==> flow/design.v <==
module FE_STAGE(
  input clk,
  input reset,
  input [1-1:0] from_DE_to_FE,
  input [(1 + 1 + 1 + 32 + 32 )-1:0] from_AGEX_to_FE,   
  input [4-1:0] from_MEM_to_FE,   
  input [4-1:0] from_WB_to_FE, 
  output [16-2-1:0] imem_addr,
  input  [32-1:0] imem_data,
  output[(32+32+32+4)-1:0] FE_latch_out
);
  reg [(32+32+32+4)-1:0] FE_latch;   
  reg [32-1:0] PC_FE_latch;  
  wire [32-1:0] inst_FE;   
  wire [32-1:0] pcplus_FE;   
  wire stall_pipe;  
  wire [(32+32+32+4)-1:0] FE_latch_contents; 
  wire from_AGEX_is_br;
  wire from_AGEX_is_jmp;
  wire from_AGEX_br_cond;
  wire [32-1:0] from_AGEX_br_target;
  wire [32-1:0] from_AGEX_jmp_target;
  reg after_branch;  
  wire busy_stall;
  assign imem_addr = PC_FE_latch[16-1:2];
  assign inst_FE = imem_data;
  assign FE_latch_out = FE_latch;
  assign pcplus_FE = PC_FE_latch + 32'd4;
  assign FE_latch_contents = { 
                                inst_FE,
                                PC_FE_latch, 
                                pcplus_FE,
                                4'b1111  
                                };
   assign  {
                              from_AGEX_is_br,
                              from_AGEX_is_jmp,
                              from_AGEX_br_cond,
                              from_AGEX_br_target,
                              from_AGEX_jmp_target
                              } = from_AGEX_to_FE; 
   assign {
            busy_stall
            } = from_DE_to_FE;
  assign stall_pipe = after_branch;
  always @ (posedge clk or posedge reset) begin
    if(reset) begin
      PC_FE_latch <= 32'h100;
      after_branch <= 0;
      end
    else if(!stall_pipe) begin
            if (((inst_FE[31:28] == 4'b0010) || (inst_FE[31:28] == 4'b0011)) && !busy_stall)  
                after_branch <= 1;
            if (!busy_stall)
                PC_FE_latch <= pcplus_FE;  
            else
                PC_FE_latch <= PC_FE_latch;  
         end
    else if ((from_AGEX_is_br || from_AGEX_is_jmp)) begin
        if (from_AGEX_is_jmp) begin
            PC_FE_latch <= from_AGEX_jmp_target;
            after_branch <= 0; 
        end   
        else if (from_AGEX_br_cond) begin
            PC_FE_latch <= from_AGEX_br_target;
            after_branch <= 0;  
            end
        else
            PC_FE_latch <= PC_FE_latch;
            if (inst_FE[31:28] == 4'b0010)
                after_branch <= 1;
            else
                after_branch <= 0;  
        end
      else
        PC_FE_latch <= PC_FE_latch;
  end
  always @ (posedge clk or posedge reset) begin
    if(reset) 
        begin 
        FE_latch <= {(32+32+32+4){1'b0}}; 
        end 
     else    
        begin
            if (stall_pipe && !busy_stall && !(inst_FE[31:28] == 4'b0010))
                FE_latch <= {(32+32+32+4){1'b0}};  
            else if (!busy_stall)
                FE_latch <= FE_latch_contents; 
        end  
  end
endmodule
module DE_STAGE(
  input clk,
  input reset,
  input [(32+32+32+4)-1:0] from_FE_latch,
  input [(1 + 1 + 1 + 32 + 32 )-1:0] from_AGEX_to_DE,  
  input [4-1:0] from_MEM_to_DE,     
  input [(1 + 1 + 4 + 32 + 32)-1:0] from_WB_to_DE,  
  output [1-1:0] from_DE_to_FE,   
  output[(32+32+32+6+8+32+32+32 + 1 + 1 + 1 + 1 + 1+ 4 + 8 + 4)-1:0] DE_latch_out
);
  reg [(32+32+32+6+8+32+32+32 + 1 + 1 + 1 + 1 + 1+ 4 + 8 + 4)-1:0] DE_latch;
  reg [32-1:0] regs [(1 << 4)-1:0];
  reg [32-1:0] bb_table;  
  wire [32-1:0] inst_DE; 
  wire [32-1:0] inst_logic;
  wire clear_bubble_reg;
  wire [32-1:0] PC_DE;
  wire [32-1:0] pcplus_DE; 
  wire [6-1:0] op1_DE;
  wire [8-1:0] op2_DE;
  wire [16-1:0] imm_DE;
  wire [4-1:0] rd_DE;
  wire [4-1:0] rs_DE;
  wire [4-1:0] rt_DE;
  wire signed [32-1:0] regval1_DE;
  wire signed [32-1:0] regval2_DE;
  wire signed [32-1:0] sxt_imm_DE;
  wire is_br_DE;
  wire is_jmp_DE;
  wire writes_rt;
  wire rd_mem_DE;
  wire wr_mem_DE;
  wire wr_reg_DE;
  wire [4-1:0] wregno_DE;
  reg [32-1:0] prev_inst;
  reg should_bubble;
  wire busy_stall;
  reg [4-1:0] prev_write;
  reg prev_wr_reg_DE;
  wire[(32+32+32+6+8+32+32+32 + 1 + 1 + 1 + 1 + 1+ 4 + 8 + 4)-1:0] DE_latch_contents; 
  wire[4-1:0] bus_canary_DE; 
  wire from_WB_write;
  wire from_WB_readmem;
  wire [4-1:0] from_WB_regno;
  wire [32-1:0] from_WB_memval;
  wire [32-1:0] from_WB_aluval;
  wire from_AGEX_is_br;
  wire from_AGEX_is_jmp;
  wire from_AGEX_br_cond;
  wire [32-1:0] from_AGEX_br_target;
  wire [32-1:0] from_AGEX_jmp_target;
  assign op1_DE = inst_DE[31:26];   
  assign op2_DE = inst_DE[25:18];
  assign imm_DE = inst_DE[23:8];
  assign rd_DE = inst_DE[11:8];
  assign rs_DE = inst_DE[7:4];
  assign rt_DE = inst_DE[3:0];
  assign regval1_DE = regs[rs_DE];
  assign regval2_DE = regs[rt_DE];
  assign writes_rt = ((op1_DE == 6'b010010) || (inst_DE[31] == 1'b1) || (is_jmp_DE));
  assign is_br_DE = (inst_DE[31:28] == 4'b0010);
  assign is_jmp_DE = (inst_DE[31:28] == 4'b0011);
  assign rd_mem_DE = (op1_DE == 6'b010010);  
  assign wr_reg_DE = (writes_rt || (op1_DE == 6'b000000));
  assign wr_mem_DE = (op1_DE == 6'b011010);  
  assign wregno_DE = (writes_rt) ? rt_DE : rd_DE;
  assign DE_latch_out = DE_latch; 
  SXT mysxt (.IN(imm_DE), .OUT(sxt_imm_DE));
  assign {
            inst_DE,
            PC_DE, 
            pcplus_DE,
            bus_canary_DE 
            }  = from_FE_latch;   
  assign {
    from_WB_write,  
    from_WB_readmem,  
    from_WB_regno,  
    from_WB_memval,  
    from_WB_aluval   
  } = from_WB_to_DE;
  assign {
    from_AGEX_is_br,
    from_AGEX_is_jmp,
    from_AGEX_br_cond,
    from_AGEX_br_target,
    from_AGEX_jmp_target
  } = from_AGEX_to_DE;
  assign from_DE_to_FE = {busy_stall};
  wire busy_rs;
  wire busy_rt;
  assign busy_rs = bb_table[rs_DE];
  assign busy_rt = bb_table[rt_DE];
  assign busy_stall = 0;  
    assign DE_latch_contents = {
                                  inst_DE,                         
                                  PC_DE,
                                  pcplus_DE,
                                  op1_DE,
                                  op2_DE,
                                  regval1_DE,
                                  regval2_DE,
                                  sxt_imm_DE,
                                  is_br_DE,
                                  is_jmp_DE,
                                  rd_mem_DE,
                                  wr_mem_DE,
                                  wr_reg_DE,
                                  wregno_DE,
                                  rs_DE,
                                  rt_DE,
                                   bus_canary_DE 
                                  }; 
  always @ (negedge clk or posedge reset) begin
    if(reset) begin
	  	regs[0] <= {32{1'b0}};
	  	regs[1] <= {32{1'b0}};
	   	regs[2] <= {32{1'b0}};
		  regs[3] <= {32{1'b0}};
	  	regs[4] <= {32{1'b0}};
		  regs[5] <= {32{1'b0}};
		  regs[6] <= {32{1'b0}};
		  regs[7] <= {32{1'b0}};
		  regs[8] <= {32{1'b0}};
		  regs[9] <= {32{1'b0}};
		  regs[10] <= {32{1'b0}};
		  regs[11] <= {32{1'b0}};
		  regs[12] <= {32{1'b0}};
		  regs[13] <= {32{1'b0}};
		  regs[14] <= {32{1'b0}};
		  regs[15] <= {32{1'b0}}; 
		  bb_table <= 0;
     end else begin
        if (from_WB_write) begin
            regs[from_WB_regno] <= (from_WB_readmem) ? from_WB_memval : from_WB_aluval;
            bb_table[from_WB_regno] <= 0;  
        end
        if (prev_wr_reg_DE)
            bb_table[prev_write] <= 1;   
     end
  end
  always @ (posedge clk or posedge reset) begin
    if(reset) begin
      DE_latch <= {(32+32+32+6+8+32+32+32 + 1 + 1 + 1 + 1 + 1+ 4 + 8 + 4){1'b0}};
      should_bubble <= 0;
      prev_write <= 0;
      prev_wr_reg_DE <= 0;
      end
     else begin
     if (busy_stall || should_bubble)
        DE_latch <= {(32+32+32+6+8+32+32+32 + 1 + 1 + 1 + 1 + 1+ 4 + 8 + 4){1'b0}};
     else
        DE_latch <= DE_latch_contents;
      if (!busy_stall) begin
        prev_wr_reg_DE <= wr_reg_DE;
        if (wr_reg_DE)                                        
            prev_write <= wregno_DE;
        end
      else begin
        prev_wr_reg_DE <= 0;
        prev_write <= 0;
        end
      if ((!should_bubble) && (!busy_stall))       
        should_bubble <= (is_br_DE || is_jmp_DE);
      else if ((from_AGEX_is_br || from_AGEX_is_jmp))
        should_bubble <= 0;
     end
  end
endmodule
module SXT(IN, OUT);
  parameter IBITS = 16;
  parameter OBITS = 32;
  input  [IBITS-1:0] IN;
  output [OBITS-1:0] OUT;
  assign OUT = {{(OBITS-IBITS){IN[IBITS-1]}}, IN};
endmodule
module AGEX_STAGE(
  input clk,
  input reset,
  input [4 + 1 + 32-1:0] from_MEM_to_AGEX,    
  input [4 + 1 + 32-1:0] from_WB_to_AGEX,   
  input [(32+32+32+6+8+32+32+32 + 1 + 1 + 1 + 1 + 1+ 4 + 8 + 4)-1:0] from_DE_latch,
  output[(32+32+32 + 32 + 1 + 1 + 1 + 4 + 4)-1:0] AGEX_latch_out,
  output[(1 + 1 + 1 + 32 + 32 )-1:0] from_AGEX_to_FE,
  output[(1 + 1 + 1 + 32 + 32 )-1:0] from_AGEX_to_DE
);
  reg [(32+32+32 + 32 + 1 + 1 + 1 + 4 + 4)-1:0] AGEX_latch; 
  assign AGEX_latch_out = AGEX_latch;
  wire[(32+32+32 + 32 + 1 + 1 + 1 + 4 + 4)-1:0] AGEX_latch_contents; 
  wire [32-1:0]inst_AGEX; 
  wire [32-1:0]PC_AGEX;
  wire [32-1:0]pcplus_AGEX; 
  wire [6-1:0] op1_AGEX;
  wire [8-1:0] op2_AGEX;
  wire [16-1:0] imm_AGEX;
  wire signed [32-1:0] regval1_AGEX;
  wire signed [32-1:0] regval2_AGEX;
  wire signed [32-1:0] sxt_imm_AGEX;
  wire signed [32-1:0] raw1;
  wire signed [32-1:0] raw2;
  wire forward_check1EX;
  wire forward_check2EX;
  wire forward_check1MEM;
  wire forward_check2MEM;
  wire [3:0] ex_dest;
  wire ex_write;
  wire [32-1:0] alu_forward; 
  wire [3:0] memwb_dest;
  wire memwb_write;
  wire [32-1:0] wb_forward;
  wire is_br_AGEX;
  wire is_jmp_AGEX;
  wire rd_mem_AGEX;
  wire wr_mem_AGEX;
  wire wr_reg_AGEX;
  wire [4-1:0] wregno_AGEX;
  reg br_cond_AGEX;
  reg [32-1:0] aluout_AGEX; 
  wire[32-1:0] pctarget_AGEX;
  wire[32-1:0] pctarget_AGEX_JMP; 
  wire[3:0] incoming_reg1;
  wire[3:0] incoming_reg2;
  wire[4-1:0] bus_canary_AGEX; 
  always @ (op1_AGEX or regval1_AGEX or regval2_AGEX) begin
    case (op1_AGEX)
      6'b001000 : br_cond_AGEX = (regval1_AGEX == regval2_AGEX);
      6'b001001 : br_cond_AGEX = (regval1_AGEX < regval2_AGEX);
      6'b001010 : br_cond_AGEX = (regval1_AGEX <= regval2_AGEX);
      6'b001011 : br_cond_AGEX = (regval1_AGEX != regval2_AGEX);
      default : br_cond_AGEX = 1'b0;
    endcase
  end
  always @ (op1_AGEX or op2_AGEX or regval1_AGEX or regval2_AGEX or sxt_imm_AGEX) begin
    if(op1_AGEX == 6'b000000)
      case (op2_AGEX)
			8'b00001000	 : aluout_AGEX = {31'b0, regval1_AGEX == regval2_AGEX};
			8'b00001001	 : aluout_AGEX = {31'b0, regval1_AGEX < regval2_AGEX};
		    8'b00001010  : aluout_AGEX = {31'b0, regval1_AGEX <= regval2_AGEX};
		    8'b00001011  : aluout_AGEX = {31'b0, regval1_AGEX != regval2_AGEX};
		    8'b00100000  : aluout_AGEX = (regval1_AGEX + regval2_AGEX);
		    8'b00100100  : aluout_AGEX = (regval1_AGEX & regval2_AGEX);
		    8'b00100101  : aluout_AGEX = (regval1_AGEX | regval2_AGEX);
		    8'b00100110  : aluout_AGEX = (regval1_AGEX ^ regval2_AGEX);
		    8'b00101000  : aluout_AGEX = (regval1_AGEX - regval2_AGEX);
		    8'b00101100  : aluout_AGEX = (~(regval1_AGEX & regval2_AGEX));
		    8'b00101101  : aluout_AGEX = (~(regval1_AGEX | regval2_AGEX));
		    8'b00101110  : aluout_AGEX = (~(regval1_AGEX ^ regval2_AGEX));
		    8'b00110000  : aluout_AGEX = (regval1_AGEX >> regval2_AGEX);
		    8'b00110001  : aluout_AGEX = (regval1_AGEX << regval2_AGEX);
			default	 : aluout_AGEX = {32{1'b0}};
		endcase
	 else if(op1_AGEX == 6'b010010 || op1_AGEX == 6'b011010 || op1_AGEX == 6'b100000)
		aluout_AGEX = regval1_AGEX + sxt_imm_AGEX;
	 else if(op1_AGEX == 6'b100100)
		aluout_AGEX = regval1_AGEX & sxt_imm_AGEX;
	 else if(op1_AGEX == 6'b100101)
		aluout_AGEX = regval1_AGEX | sxt_imm_AGEX;
	 else if(op1_AGEX == 6'b100110)
		aluout_AGEX = regval1_AGEX ^ sxt_imm_AGEX;
     else if(op1_AGEX == 6'b001100)
        aluout_AGEX = PC_AGEX + 4;  
	 else
		aluout_AGEX = {32{1'b0}};
	 end
    assign pctarget_AGEX = PC_AGEX + 4 + 4 * sxt_imm_AGEX;
    assign pctarget_AGEX_JMP = regval1_AGEX + 4 * sxt_imm_AGEX;
    assign {
      ex_dest,
      ex_write,
      alu_forward
    } = from_MEM_to_AGEX;
    assign {
      memwb_dest,
      memwb_write,
      wb_forward
    } = from_WB_to_AGEX;
    wire[4-1:0] in_destex;
    wire[4-1:0] raw_destex;
    assign in_destex = raw_destex;
    wire forward_checkDESTEX;
    assign forward_check1EX = ((incoming_reg1 == ex_dest) & ex_write);
    assign forward_check2EX = ((incoming_reg2 == ex_dest) & ex_write);
    assign forward_checkDESTEX = (((in_destex == ex_dest) & ex_write) & (op1_AGEX == 6'b010010 || op1_AGEX == 6'b011010 || op1_AGEX == 6'b100000));
    assign forward_check1MEM = (memwb_write & (memwb_dest == incoming_reg1) & (~(ex_dest == incoming_reg1) || (ex_write == 0)));
    assign forward_check2MEM = (memwb_write & (memwb_dest == incoming_reg2) & (~(ex_dest == incoming_reg2) || (ex_write == 0)));
    assign forward_checkDESTMEM = ((memwb_write & (memwb_dest == in_destex) & (~(ex_dest == in_destex) || (ex_write == 0))) & (op1_AGEX == 6'b010010 || op1_AGEX == 6'b011010 || op1_AGEX == 6'b100000));
    assign regval1_AGEX = forward_check1EX ? alu_forward : (forward_check1MEM ? wb_forward : raw1);
    assign regval2_AGEX = forward_check2EX ? alu_forward : (forward_check2MEM ? wb_forward : raw2);
    assign wregno_AGEX = in_destex;
    assign  {
                                  inst_AGEX,
                                  PC_AGEX,
                                  pcplus_AGEX,
                                  op1_AGEX,
                                  op2_AGEX,
                                  raw1,
                                  raw2,
                                  sxt_imm_AGEX,                                
                                  is_br_AGEX,
                                  is_jmp_AGEX,
                                  rd_mem_AGEX,
                                  wr_mem_AGEX,
                                  wr_reg_AGEX,
                                  raw_destex,
                                  incoming_reg1,
                                  incoming_reg2,
                                  bus_canary_AGEX
                                  } = from_DE_latch; 
  assign AGEX_latch_contents = {
                                inst_AGEX,
                                PC_AGEX,
                                aluout_AGEX,
                                regval2_AGEX,
                                rd_mem_AGEX,
                                wr_mem_AGEX,
                                wr_reg_AGEX,
                                wregno_AGEX,
                                bus_canary_AGEX     
                                 }; 
  assign from_AGEX_to_FE = {
                                is_br_AGEX,  
                                is_jmp_AGEX,  
                                br_cond_AGEX,  
                                pctarget_AGEX,  
                                pctarget_AGEX_JMP  
                                 }; 
  assign from_AGEX_to_DE = {
                                is_br_AGEX,  
                                is_jmp_AGEX,  
                                br_cond_AGEX,  
                                pctarget_AGEX,  
                                pctarget_AGEX_JMP  
                                 };
  always @ (posedge clk or posedge reset) begin
    if(reset) begin
      AGEX_latch <= {(32+32+32 + 32 + 1 + 1 + 1 + 4 + 4){1'b0}};
        end 
    else 
        begin
            AGEX_latch <= AGEX_latch_contents ;
        end 
  end
endmodule
module MEM_STAGE(
  input clk,
  input reset,
  input  [3:0] KEY,
  output [16-2-1:0] dmem_addr,
  output [32-1:0] dmem_wdata,
  output dmem_we,
  output dmem_re,
  input  [32-1:0] dmem_rdata,
  input [4-1:0] from_WB_to_MEM,  
  input [(32+32+32 + 32 + 1 + 1 + 1 + 4 + 4)-1:0] from_AGEX_latch, 
  output[(32+32+32 +32 + 32 + 1 + 1 + 4 + 1 + 32 + 32 + 4)-1:0] MEM_latch_out,
  output[4-1:0] from_MEM_to_FE,
  output[4-1:0] from_MEM_to_DE,
  output[4 + 1 + 32-1:0] from_MEM_to_AGEX
);
  reg [(32+32+32 +32 + 32 + 1 + 1 + 4 + 1 + 32 + 32 + 4)-1:0] MEM_latch; 
  wire[(32+32+32 +32 + 32 + 1 + 1 + 4 + 1 + 32 + 32 + 4)-1:0] MEM_latch_contents; 
  wire [32-1:0] rd_val_MEM; 
  wire [32-1:0] memaddr_MEM; 
  wire [32-1:0] inst_MEM; 
  wire [32-1:0] PC_MEM;
  wire [32-1:0] aluout_MEM; 
  wire [32-1:0] regval2_MEM;
  wire rd_mem_MEM;
  wire wr_mem_MEM;
  wire wr_reg_MEM;
  wire [4-1:0] wregno_MEM;
  wire [32-1:0 ] regval_MEM;  
   wire [4-1:0] bus_canary_MEM;
  assign rd_val_MEM = (memaddr_MEM == 32'hFFFFF080) ? {{(32-4){1'b0}}, ~KEY} :
  								dmem_rdata;
  assign dmem_addr = memaddr_MEM[16-1:2];
  assign dmem_wdata = regval2_MEM;
  assign dmem_we = wr_mem_MEM;
  assign dmem_re = rd_mem_MEM;
   assign MEM_latch_out = MEM_latch; 
   assign memaddr_MEM = aluout_MEM;
   assign regval_MEM = 0;
   assign {
                                inst_MEM,
                                PC_MEM,
                                aluout_MEM,
                                regval2_MEM,
                                rd_mem_MEM,
                                wr_mem_MEM,
                                wr_reg_MEM,
                                wregno_MEM,
                                 bus_canary_MEM
                                 } = from_AGEX_latch;  
   assign MEM_latch_contents = {
                                inst_MEM,
                                PC_MEM,
                                memaddr_MEM,
                                regval_MEM,
                                regval2_MEM, 
                                wr_mem_MEM,
                                wr_reg_MEM,
                                wregno_MEM,
                                rd_mem_MEM,  
                                rd_val_MEM,  
                                aluout_MEM,  
                              bus_canary_MEM                   
   };
   assign from_MEM_to_AGEX = {
                                wregno_MEM,
                                wr_reg_MEM,
                                aluout_MEM
   };
  always @ (posedge clk or posedge reset) begin
    if(reset) begin
        MEM_latch <= {(32+32+32 +32 + 32 + 1 + 1 + 4 + 1 + 32 + 32 + 4){1'b0}}; 
    end
    else 
     begin 
        MEM_latch <= MEM_latch_contents;
     end 
  end
endmodule
module WB_STAGE(
  input clk,
  input reset,  
  input [(32+32+32 +32 + 32 + 1 + 1 + 4 + 1 + 32 + 32 + 4)-1:0] from_MEM_latch,
  output[4-1:0] from_WB_to_FE,
  output[(1 + 1 + 4 + 32 + 32)-1:0] from_WB_to_DE,  
  output[4 + 1 + 32-1:0] from_WB_to_AGEX,
  output[4-1:0] from_WB_to_MEM,
  output [6:0] HEX0,
  output [6:0] HEX1, 
  output [9:0] LEDR 
);
  wire [32-1:0]inst_WB; 
  wire [32-1:0]PC_WB;
  wire [32-1:0] memaddr_WB; 
  wire [32-1:0] regval_WB; 
  wire [32-1:0] regval2_WB;
  wire wr_mem_WB;
  wire wr_reg_WB;
  wire [4-1:0] wregno_WB;
  wire [4-1:0] bus_canary_WB;
  reg [23:0] HEX_out; 
  reg [9:0] LEDR_out; 
  wire rd_mem_WB;
  wire [32-1:0] rd_val_WB;
  wire [32-1:0] aluout_WB;
 always @ (posedge clk or posedge reset) begin
    if(reset)
	   HEX_out <= 24'hFEDEAD;
	 else if(wr_mem_WB && (memaddr_WB == 32'hFFFFF000))
      HEX_out <= regval2_WB[24-1:0];
  end
  assign HEX0 = HEX_out[3:0];  
  assign HEX1 = HEX_out[7:4];
   assign {
                                inst_WB,                        
                                PC_WB,
                                memaddr_WB,
                                regval_WB,
                                regval2_WB,
                                wr_mem_WB,
                                wr_reg_WB,
                                wregno_WB,
                                rd_mem_WB,
                                rd_val_WB, 
                                aluout_WB, 
                                 bus_canary_WB 
                                 } = from_MEM_latch; 
   assign from_WB_to_DE = {
                                wr_reg_WB,  
                                rd_mem_WB,  
                                wregno_WB,  
                                rd_val_WB,  
                                aluout_WB   
   };
   assign from_WB_to_AGEX = {
                                wregno_WB,
                                wr_reg_WB,
                                aluout_WB
   };
   always @ (posedge clk or posedge reset) begin
    if(reset)
	   LEDR_out <= 0;
	 else if(wr_mem_WB && (memaddr_WB == 32'hFFFFF020))
      LEDR_out <= regval2_WB[10-1:0];
  end
  assign LEDR = LEDR_out;
endmodule 
module project3_frame(
  input        CLOCK_50,
  input        RESET_N,
  input  [3:0] KEY,
  output [6:0] HEX0,
  output [6:0] HEX1,
  output [9:0] LEDR,
  output [16-2-1:0] imem_addr,
  input  [32-1:0] imem_data,
  output [16-2-1:0] dmem_addr,
  output [32-1:0] dmem_wdata,
  output dmem_we,
  output dmem_re,
  input  [32-1:0] dmem_rdata
);
 wire clk;
 wire reset; 
  assign clk = CLOCK_50;
  assign reset = !RESET_N;
  wire [(32+32+32+4)-1:0] FE_latch_out; 
  wire [(32+32+32+6+8+32+32+32 + 1 + 1 + 1 + 1 + 1+ 4 + 8 + 4)-1:0] DE_latch_out; 
  wire [(32+32+32 + 32 + 1 + 1 + 1 + 4 + 4)-1:0] AGEX_latch_out; 
  wire [(32+32+32 +32 + 32 + 1 + 1 + 4 + 1 + 32 + 32 + 4)-1:0] MEM_latch_out;
  wire [1-1:0] from_DE_to_FE;
  wire [(1 + 1 + 1 + 32 + 32 )-1:0] from_AGEX_to_FE;
  wire [4-1:0] from_MEM_to_FE;
  wire [4-1:0] from_WB_to_FE;
  wire [(1 + 1 + 1 + 32 + 32 )-1:0] from_AGEX_to_DE;
  wire [4-1:0] from_MEM_to_DE;
  wire [(1 + 1 + 4 + 32 + 32)-1:0] from_WB_to_DE;
  wire [4 + 1 + 32-1:0] from_MEM_to_AGEX;
  wire [4 + 1 + 32-1:0] from_WB_to_AGEX;
  wire [4-1:0] from_WB_to_MEM;
FE_STAGE my_FE_stage(
    .clk(clk), 
    .reset(reset), 
    .from_DE_to_FE(from_DE_to_FE),
    .from_AGEX_to_FE(from_AGEX_to_FE),
    .from_MEM_to_FE(from_MEM_to_FE),
    .from_WB_to_FE(from_WB_to_FE),
    .imem_addr(imem_addr),
    .imem_data(imem_data),
    .FE_latch_out(FE_latch_out)); 
DE_STAGE my_DE_stage(
  .clk(clk),
  .reset(reset),
  .from_FE_latch(FE_latch_out),
  .from_AGEX_to_DE(from_AGEX_to_DE),  
  .from_MEM_to_DE(from_MEM_to_DE),     
  .from_WB_to_DE(from_WB_to_DE), 
  .from_DE_to_FE(from_DE_to_FE),   
  .DE_latch_out(DE_latch_out)
);
AGEX_STAGE my_AGEX_stage(
  .clk(clk),
  .reset(reset),
  .from_MEM_to_AGEX(from_MEM_to_AGEX),    
  .from_WB_to_AGEX(from_WB_to_AGEX),   
  .from_DE_latch(DE_latch_out),
  .AGEX_latch_out(AGEX_latch_out),
  .from_AGEX_to_FE(from_AGEX_to_FE),
  .from_AGEX_to_DE(from_AGEX_to_DE)
);
MEM_STAGE my_MEM_stage(
  .clk(clk),
  .reset(reset),
  .KEY(KEY),
  .dmem_addr(dmem_addr),
  .dmem_wdata(dmem_wdata),
  .dmem_we(dmem_we),
  .dmem_re(dmem_re),
  .dmem_rdata(dmem_rdata),
  .from_WB_to_MEM(from_WB_to_MEM),  
  .from_AGEX_latch(AGEX_latch_out), 
  .MEM_latch_out(MEM_latch_out),
  .from_MEM_to_FE(from_MEM_to_FE),
  .from_MEM_to_DE(from_MEM_to_DE),
  .from_MEM_to_AGEX(from_MEM_to_AGEX)
);     
WB_STAGE my_WB_stage(
  .clk(clk),
  .reset(reset),  
  .from_MEM_latch(MEM_latch_out),
  .from_WB_to_FE(from_WB_to_FE),
  .from_WB_to_DE(from_WB_to_DE),  
  .from_WB_to_AGEX(from_WB_to_AGEX),
  .from_WB_to_MEM(from_WB_to_MEM),
  .HEX0(HEX0),
  .HEX1(HEX1), 
  .LEDR(LEDR) 
);
endmodule
From RTL to reports: project3_frame
The steps from the RTL of project3_frame to its reports follow in flow order.
Line numbers count from 1 in the design file above.
Library cell names are shortened.
{"block": "setup", "top": "project3_frame", "clk_port": "CLOCK_50", "lib": "sky130hd", "pvt_corner": "tt_025C_1v80"}

Elaborated design
Source: Yosys, flattened and elaborated. Widths are those after wreduce. Registers that Yosys merges into a memory's read port (data or address) are not register bits. Print and check cells do not count.
{"block": "bits", "ff_bits": 1073, "wordCells": 209, "out_inout_bits": 86}
{"block": "op_classes", "muxes": 29, "n_reduce_logical": 36, "n_eq": 89, "shifts": 2, "n_logic": 19, "add_sub_neg": 7, "cmp": 2}
{"block": "op_table", "op": "parallel mux 32 bit (select 16 bit)", "count": 2}
{"block": "op_table", "op": "2-to-1 mux 32 bit", "count": 16}
{"block": "op_table", "op": "parallel mux 32 bit (select 14 bit)", "count": 1}
{"block": "op_table", "op": "2-to-1 mux 195 bit", "count": 1}
{"block": "op_table", "op": "adder 32 bit", "count": 4}
{"block": "op_table", "op": "2-to-1 mux 100 bit", "count": 1}
{"block": "op_table", "op": "equality test 32 bit (second input constant)", "count": 3}
{"block": "op_table", "op": "NOT 32 bit", "count": 3}
{"block": "op_table", "op": "equality test 4 bit (second input constant)", "count": 24}
{"block": "op_table", "op": "equality test 8 x 6 -> 1 bit (second input constant)", "count": 10}
{"block": "op_table", "op": "adder 32 x 3 -> 32 bit (second input constant)", "count": 2}
{"block": "op_table", "op": "bitwise AND 32 bit", "count": 2}
{"block": "op_table", "op": "bitwise OR 32 bit", "count": 2}
{"block": "op_table", "op": "XOR 32 bit", "count": 2}
{"block": "op_table", "op": "equality test 4 x 3 -> 1 bit (second input constant)", "count": 12}
{"block": "op_table", "op": "equality test 4 x 2 -> 1 bit (second input constant)", "count": 10}
{"block": "op_table", "op": "AND reduction 2 bit", "count": 17}
{"block": "op_table", "op": "subtractor 32 bit", "count": 1}
{"block": "op_table", "op": "<= comparator 32 bit", "count": 1}
{"block": "op_table", "op": "less-than comparator 32 bit", "count": 1}
{"block": "op_table", "op": "equality test 32 bit", "count": 1}
{"block": "op_table", "op": "inequality test 32 bit", "count": 1}
{"block": "op_table", "op": "<< shifter 32 x 32 -> 32 bit", "count": 1}
{"block": "op_table", "op": ">> shifter 32 x 32 -> 32 bit", "count": 1}
{"block": "op_table", "op": "equality test 8 x 4 -> 1 bit (second input constant)", "count": 4}
{"block": "op_table", "op": "equality test 6 x 4 -> 1 bit (second input constant)", "count": 5}
{"block": "op_table", "op": "equality test 4 bit", "count": 6}
{"block": "op_table", "op": "equality test 6 x 5 -> 1 bit (second input constant)", "count": 4}
Other operator kinds: 15; their cells: 46.

Longest topological paths
Depth = most cells in a row (Yosys ltp): at word level without a register or memory, in the mapped netlist without a sequential cell, where the memories' decode and read muxes count.
{"block": "logic_depth", "depth_word": 12, "abc_area": 0, "depth_mapped": 24, "depth_no_buf": 19}

Netlist
Yosys stat after the flow's synthesis: flattened, memories mapped to cells. It holds for the ABC_AREA given above (unset counts as 0); a run with the other value may have another netlist.
{"block": "types", "type": "dfrtn_1", "count": 512, "area_total_um2": 1.28E+04}
{"block": "types", "type": "dfrtp_1", "count": 399, "area_total_um2": 9.98E+03}
{"block": "types", "type": "a21oi_1", "count": 621, "area_total_um2": 3.11E+03}
{"block": "types", "type": "a22oi_1", "count": 365, "area_total_um2": 2.74E+03}
{"block": "types", "type": "nor2_1", "count": 718, "area_total_um2": 2.7E+03}
{"block": "types", "type": "ha_1", "count": 206, "area_total_um2": 2.58E+03}
{"block": "types", "type": "mux2i_1", "count": 242, "area_total_um2": 2.42E+03}
{"block": "types", "type": "o21ai_0", "count": 388, "area_total_um2": 1.94E+03}
{"block": "types", "type": "nand2_1", "count": 449, "area_total_um2": 1.69E+03}
{"block": "types", "type": "clkbuf_1", "count": 396, "area_total_um2": 1.49E+03}
{"block": "types", "type": "xnor2_1", "count": 149, "area_total_um2": 1.31E+03}
{"block": "types", "type": "nand4_1", "count": 159, "area_total_um2": 994.704}
{"block": "types", "type": "nor3_1", "count": 167, "area_total_um2": 835.802}
{"block": "types", "type": "and2_1", "count": 107, "area_total_um2": 669.392}
{"block": "types", "type": "a221oi_1", "count": 76, "area_total_um2": 665.638}
{"block": "types", "type": "xor2_1", "count": 74, "area_total_um2": 648.122}
{"block": "types", "type": "nand3_1", "count": 118, "area_total_um2": 590.566}
{"block": "types", "type": "inv_1", "count": 142, "area_total_um2": 533.011}
Other cell types: 70; their cells: 989.
{"block": "mapped", "area_um2": 55061.6, "stdcells": 6277, "ffs": 917, "buffers": 542, "seqArea_um2": 22954.5}
The figures by module come from a second, unflattened synthesis with its own total; it is not the netlist above.
{"block": "hier_totals", "hier_cells": 7566, "area_unflattened_um2": 68909.8}
Each row is one instance without its submodules.
{"block": "modules", "module": "DE_STAGE", "mod_area_um2": 33134.3, "instances": 1, "mod_seq_area_um2": 17967.2, "cells": 3440}
{"block": "modules", "module": "AGEX_STAGE", "mod_area_um2": 21825.9, "instances": 1, "mod_seq_area_um2": 3478.3, "cells": 2949}
{"block": "modules", "module": "FE_STAGE", "mod_area_um2": 6178.4, "instances": 1, "mod_seq_area_um2": 3204.3, "cells": 593}
{"block": "modules", "module": "MEM_STAGE", "mod_area_um2": 5804.3, "instances": 1, "mod_seq_area_um2": 4279.1, "cells": 380}
{"block": "modules", "module": "WB_STAGE", "mod_area_um2": 1722.9, "instances": 1, "mod_seq_area_um2": 456.7, "cells": 171}
{"block": "modules", "module": "SXT", "mod_area_um2": 240.2, "instances": 1, "mod_seq_area_um2": 0.0, "cells": 32}
{"block": "modules", "module": "project3_frame", "mod_area_um2": 3.8, "instances": 1, "mod_seq_area_um2": 0.0, "cells": 1}

Wiki page: project3_frame / flow data

3 stored runs of project3_frame in the flow (synthesis by Yosys, layout by OpenROAD, sky130hd cells), in arbitrary order. Constraints: input delay and output delay 20% of the set period each, output load 0.01 pF.
"clock_period_reached_ns" means the clock period less the worst setup slack. The figure is calculated, with input and output delays left at 20% of the set period.
"fin_power_w" rests on the timing tool's default activity at the inputs, not on a simulated workload.

{"run": "run 1", "settings": { "CORE_UTILIZATION": 40, "period_ns": 11.2, "CAP_MARGIN": 20, "CORE_MARGIN": 2, "SLEW_MARGIN": 20 }, "results": { "design_die_area_um2": 140636.0, "fin_power_w": 0.019976, "final_setup_ws_ns": 2.540, "tns_ns": 0.000, "stdcell_area_um2": 62039.5, "holdWs_ns": 0.290, "ys_area_um2": 55061.6 }}
{"run": "run 2", "settings": { "ABC_AREA": 1, "CAP_MARGIN": 15, "CELL_PAD_IN_SITES_DETAIL_PLACEMENT": 1, "CORE_UTILIZATION": 35, "CTS_CLUSTER_DIAMETER": 151, "CTS_CLUSTER_SIZE": 37, "GPL_TIMING_DRIVEN": 0, "HOLD_SLACK_MARGIN": 0.13, "MAX_ROUTING_LAYER": "met5", "MIN_ROUTING_LAYER": "met1", "PLACE_DENSITY_LB_ADDON": 0.09, "SLEW_MARGIN": 20, "TNS_END_PERCENT": 60, "period_ns": 7.75, "CORE_MARGIN": 2 }, "results": { "fin_power_w": 0.029694, "clock_period_reached_ns": 7.636, "ys_area_um2": 56928.3, "tns_ns": 0.000, "final_setup_ws_ns": 0.114, "design_die_area_um2": 165893.0, "holdWs_ns": 0.362, "stdcell_area_um2": 62646.3 }}
{"run": "run 3", "settings": { "ABC_AREA": 0, "CAP_MARGIN": 15, "CORE_UTILIZATION": 35, "CTS_CLUSTER_DIAMETER": 342, "CTS_CLUSTER_SIZE": 37, "GPL_TIMING_DRIVEN": 0, "MIN_ROUTING_LAYER": "met1", "PLACE_DENSITY_LB_ADDON": 0.09, "SETUP_SLACK_MARGIN": 0.22, "period_ns": 7.75, "CORE_MARGIN": 2, "SLEW_MARGIN": 20 }, "results": { "ys_area_um2": 55061.6, "tns_ns": 0.000, "final_setup_ws_ns": 0.319, "stdcell_area_um2": 61171.2, "clock_period_reached_ns": 7.431, "fin_power_w": 0.027858, "holdWs_ns": 0.357, "design_die_area_um2": 160508.0 }}
